==> flow/design.v <==
module apb_master #(
    parameter DATA_WD = 8,
    parameter ADDR_WD = 8
) (
    input                         clk,
    input                         rst_n,
    input [DATA_WD + ADDR_WD : 0] cmd_in,
    input                         cmd_vld,
    input [DATA_WD - 1 : 0]       prdata,
    input                         pready,
    output                        cmd_rdy,
    output                        psel,
    output                        penable,
    output                        pwrite,
    output [ADDR_WD - 1 : 0]      paddr,
    output [DATA_WD - 1 : 0]      pwdata,
    output                        read_vld,
    output [DATA_WD - 1 : 0]      read_data
);
localparam [1:0] IDLE = 2'b00;
localparam [1:0] SETUP = 2'b01;
localparam [1:0] ACCESS = 2'b11;
reg [1:0] state,next_state;
reg r_psel,r_penable;
assign psel = r_psel;
assign penable = r_penable;
reg [DATA_WD + ADDR_WD : 0] r_cmd_in;
wire cmd_fire;
assign cmd_fire = cmd_vld && cmd_rdy;
assign cmd_rdy = state == IDLE;
always @(posedge clk or negedge rst_n) begin
    if(!rst_n) begin
        state <= IDLE;
    end
    else begin
        state <= next_state;
    end
end
always @(*) begin
    case(state)
        IDLE: begin
            if(cmd_fire) begin
                next_state = SETUP;
            end
            else begin
                next_state = IDLE;
            end
        end
        SETUP: begin
            next_state = ACCESS;
        end
        ACCESS: begin
            if(pready) begin
                next_state = IDLE;
            end
            else begin
                next_state = ACCESS;
            end
        end
        default: begin
            next_state = IDLE;
        end
    endcase
end
always @(*) begin
    r_psel = 'b0;
    r_penable = 'b0;
    case(state)
        IDLE: begin
        end
        SETUP: begin
            r_psel = 1'b1;
        end
        ACCESS: begin
            r_psel = 1'b1;
            r_penable = 1'b1;
        end
        default: begin
        end
    endcase
end
always @(posedge clk or negedge rst_n) begin
    if(!rst_n) begin
        r_cmd_in <= 'b0;
    end
    else if(cmd_fire) begin
        r_cmd_in <= cmd_in;
    end
end
assign paddr  = r_cmd_in[DATA_WD + ADDR_WD - 1 : DATA_WD];
assign pwdata = r_cmd_in[DATA_WD - 1 : 0];
assign pwrite = r_cmd_in[DATA_WD + ADDR_WD];
assign read_data = prdata;
assign read_vld = ~pwrite && pready;
endmodule
module apb_slave #(
    parameter DATA_WD = 8,
    parameter ADDR_WD = 8 
) (
    input                    clk,
    input                    rst_n,
    input                    psel,
    input                    penable,
    input                    pwrite,
    input  [ADDR_WD - 1 : 0] paddr,
    input  [DATA_WD - 1 : 0] pwdata,
    output [DATA_WD - 1 : 0] prdata,
    output                   pready
);
localparam ADDR_MAX = (1 << ADDR_WD);
reg [DATA_WD - 1 : 0] mem [ADDR_MAX - 1 : 0];
localparam [1:0] IDLE = 2'b00;
localparam [1:0] SETUP = 2'b01;
localparam [1:0] ACCESS = 2'b11; 
reg [1:0] state,next_state;
wire apb_fire;
assign apb_fire = psel && penable && pready;
always @(posedge clk or negedge rst_n) begin
    if(!rst_n) begin
        state <= IDLE;
    end
    else begin
        state <= next_state;
    end
end
always @(*) begin
    case(state) 
        IDLE: begin
            if(psel) begin
                next_state = SETUP;
            end
            else begin
                next_state = IDLE;
            end
        end
        SETUP: begin
            next_state = ACCESS;
        end
        ACCESS: begin
            if(!pready) begin
                next_state = ACCESS;
            end
            else if(psel) begin
                next_state = SETUP;
            end
            else begin
                next_state = IDLE;
            end
        end
        default: begin
            next_state = IDLE;
        end
    endcase
end
reg r_pready;
assign pready = r_pready;
always @(*) begin
    case(state)
        IDLE: begin
            r_pready = 1'b0;            
        end 
        SETUP: begin
            r_pready = 1'b0;            
        end
        ACCESS: begin
            if(psel && penable) begin
                r_pready = 1'b1;
            end
            else begin
                r_pready = 1'b0;
            end
        end
        default: begin
            r_pready = 1'b0;
        end
    endcase
end
always @(posedge clk) begin
    if(apb_fire && pwrite) begin
        mem[paddr] <= pwdata;
    end
end
assign prdata = mem[paddr];
endmodule
module apb_top #(
    parameter DATA_WD = 8,
    parameter ADDR_WD = 8 
) (
    input                         clk,
    input                         rst_n,
    input [DATA_WD + ADDR_WD : 0] cmd_in,
    input                         cmd_vld,
    output                        cmd_rdy,
    output                        read_vld,
    output [DATA_WD - 1 : 0]      read_data
);
    wire psel,penable,pwrite,pready;
    wire [DATA_WD - 1 : 0] pwdata;
    wire [ADDR_WD - 1 : 0] paddr;
    wire [DATA_WD - 1 : 0] prdata;
   apb_master  #(
              .DATA_WD(DATA_WD),
              .ADDR_WD(ADDR_WD)
            )u_apb_master(
              .clk(clk),
              .rst_n(rst_n),
              .cmd_in(cmd_in),
              .cmd_vld(cmd_vld),
              .prdata(prdata),
              .pready(pready),
              .cmd_rdy(cmd_rdy),
              .psel(psel),
              .penable(penable),
              .pwrite(pwrite),
              .paddr(paddr),
              .pwdata(pwdata),
              .read_vld(read_vld),
              .read_data(read_data)
            );
   apb_slave  #(
             .DATA_WD(DATA_WD),
             .ADDR_WD(ADDR_WD)
           )u_apb_slave(
             .clk(clk),
             .rst_n(rst_n),
             .psel(psel),
             .penable(penable),
             .pwrite(pwrite),
             .paddr(paddr),
             .pwdata(pwdata),
             .prdata(prdata),
             .pready(pready)
           );
endmodule
# == Step by step through the tools: apb_top ==
# The steps from the RTL of apb_top to its reports follow in flow order.
# Lines are those of the file above, counted from 1.
# Operators carry their Yosys type and port widths (W data, S select, Z words).
# Cell names lack the library's common part.
# Not given: --
# setup
top,apb_top
clock_port,clk
library,sky130hd
corner,tt_025C_1v80

# == Elaborated design ==
# Yosys after proc, flatten, opt, wreduce and memory -nomap, before mapping. Enables and synchronous resets that opt folds into registers are not counted as muxes. Memory bits, and registers merged into a memory's read port (data or address), are not among the register bits. Print and check cells are not counted. Equal cells are merged and count once.
# Memory sizes are those after Yosys's memory passes, which may raise the word count (mostly to a power of two), join words into wider ones and drop unused or constant bits.
# bits
inputBits,20
output_inout_bits,10
reg_bits,21
memories,1
mem_bits_rw,2048
# classes
muxes,13
n_reduce_logical,8
n_logic,1
n_eq,4
# mem_list
name,size,word_bits,rd,write_ports,line_no,source
u_apb_slave.mem,256,8,1,1,111,reg [DATA_WD - 1 : 0] mem [ADDR_MAX - 1 : 0];
# op_table
op,count
$mux W8,2
$pmux W2 S3,2
$mux W1,7
$logic_and A1 B1 Y1,5
$eq A2 B1 Y1 const B,2
$eq A2 B2 Y1 const B,2
$logic_not A2 Y1,2
$mux W2,2
$reduce_or A2 Y1,1
$not A1 Y1,1

# == Longest topological paths ==
# Yosys ltp: most cells in a row. Word level: on the elaborated netlist, between registers, memories and ports. Mapped: between sequential cells and ports; inverters and the memories' decode and read muxes count.
# depth
depth_word,9
abc_area,1
mapped_depth,15

# == After synthesis ==
# Yosys stat after the flow's synthesis: flattened, memories mapped to cells. It holds for the ABC_AREA given above (unset counts as 0); a run with the other value may have another netlist.
# The area totals of this step are shown rounded.
# synth_totals
ff_cells,2071
mapped_area_um2,85000
cells,8061
# by_type
cell,count
edfxtp_1,2048
nand2_1,4797
nor2_1,346
nand3_1,200
buf_2,183
clkbuf_1,195
dfrtp_1,21
o21ai_1,89
o21ai_0,80
a21oi_1,32
buf_1,39
inv_1,16
dfstp_2,2
buf_6,3
nor2_2,2
inv_2,3
a21o_1,1
a22oi_1,1
# Not listed: further types 3, cells in them 3.

# == Timing after synthesis ==
# Path of least setup slack by OpenSTA after synthesis, without wires, with an ideal clock, recovery checks aside; 20% of the period is set as input and as output delay. Where synthesis merged equal registers, the netlist keeps one of their names.
# synth_path
kind,register to register
start,reg u_apb_master.r_cmd_in[0]
end,mem u_apb_slave.mem[0][0]
slack_ps,2013
tclk_ps,6000
setup_time_ps,804
delay_ps,3987
path_stages,1
arrival_time_ps,3183
synth_period_reached_ps,3987
# "delay_ps" = arrival - input delay + setup time.
# "path_stages" counts driving pins, that of a launching flip-flop among them; a cell with two outputs on the path counts twice.
# "synth_period_reached_ps" is the clock period less the worst setup slack; recovery checks do not enter. This is arithmetic on one report: input and output delays are still those of the set period (20% each).
# Between the ends stands the longest chain of elaborated cells between them, by number of cells; it is not shown to be the way that was timed. Of several equally long chains one is given.
# Each line given opens the expression or statement behind the cell; cells for indexed reads and writes are added by Yosys, which also makes memories of some case tables.
# synth_between
path_cell_list,dfrtp_1
elab_chain_len,1
cells_between,1
cone_lines,1
# synth_lines
element,line_no,source
start: declaration,27,reg [DATA_WD + ADDR_WD : 0] r_cmd_in;
start: assignment,84,r_cmd_in <= 'b0;
start: assignment,87,r_cmd_in <= cmd_in;
$mux W8,179,if(apb_fire && pwrite) begin
end: declaration,111,reg [DATA_WD - 1 : 0] mem [ADDR_MAX - 1 : 0];

# == Path in the finished layout ==
# From the final timing report of entry A: the path of least setup slack in the routed layout; clock arrival at registers is part of the times.
# The report prints the path's times to 10 ps; the period is as set.
# layout_path
kind,register to output
start,reg u_apb_master.r_cmd_in[8]
end,out read_data[1]
path_stages,15
tclk_ps,6000
output_delay_ps,1200
arrival_time_ps,4590
slack_ps,210
# Between the ends stands the longest chain of elaborated cells between them, by number of cells; it is not shown to be the way that was timed. Of several equally long chains one is given.
# A memory read counts as a cell of the chain, while the word-level depth stops at memories.
# layout_between
path_cell_list,dfrtp_4 buf_12 nand2_1 nand2_1 nand2_1 nand2_1 nand2_1 nand2_1 o21ai_0 nand2_1 nor2_1 nor2_1 nor2_1 nand2_1 clkdlybuf4s50_1
elab_chain_len,1
cells_between,1
cone_lines,1
# layout_lines
element,line_no,source
start: declaration,27,reg [DATA_WD + ADDR_WD : 0] r_cmd_in;
start: assignment,84,r_cmd_in <= 'b0;
start: assignment,87,r_cmd_in <= cmd_in;
$mem_v2 Z256 W8,111,reg [DATA_WD - 1 : 0] mem [ADDR_MAX - 1 : 0];
end: declaration,195,output [DATA_WD - 1 : 0]      read_data

# apb_top through Yosys and OpenROAD on sky130hd: 3 stored runs, unordered, with their settings and measured results. The constraints put input and output delay at 20% of the set period each and load the outputs with 0.01 pF.
# "clock_period_reached_ps" means the clock period less the worst setup slack. The figure is calculated, with input and output delays left at 20% of the set period.
# By "worst_setup_path_time_ps" is meant the share of the clock period that the worst setup path is allowed (20% is reserved at inputs, 20% at outputs), minus its slack. Clock arrival times at its registers enter into it.
# "power.total_uw" rests on the timing tool's default activity at the inputs, not on a simulated workload.
# "worst_setup_path_time_ps" is given in steps of 10 ps.
# Values from the reports are rounded here.
# Settings: n/a = not set for that run.
item,entry A,entry B,entry C
ABC_AREA,1,1,1
CAP_MARGIN,0,20,0
CTS_CLUSTER_DIAMETER,230,n/a,230
CTS_CLUSTER_SIZE,72,n/a,72
HOLD_SLACK_MARGIN,0.24,0.24,0.24
PLACE_DENSITY_LB_ADDON,0.28,n/a,0.28
SLEW_MARGIN,25,20,20
TNS_END_PERCENT,15,n/a,15
period_ns,6.0,6.0,3.56
CORE_MARGIN,2,2,2
CORE_UTILIZATION,40,40,40
CELL_PAD_IN_SITES_DETAIL_PLACEMENT,n/a,n/a,1
CORE_ASPECT_RATIO,n/a,n/a,0.88
MAX_ROUTING_LAYER,n/a,n/a,met4
SETUP_SLACK_MARGIN,n/a,n/a,0.72
ys_area_um2,85000,85000,85000
fin_util_frac,0.42,0.45,0.45
worst_setup_path_time_ps,4590,4700,3740
path_kind,register to output,register to output,register to output
clock_period_reached_ps,5786,5903,4449
ws_hold_ps,440,410,390
power.total_uw,26000,33000,45000
final_setup_ws_ps,210,97,-890
total_negative_slack_ps,0,0,-6700
die_um2,220000,220000,220000
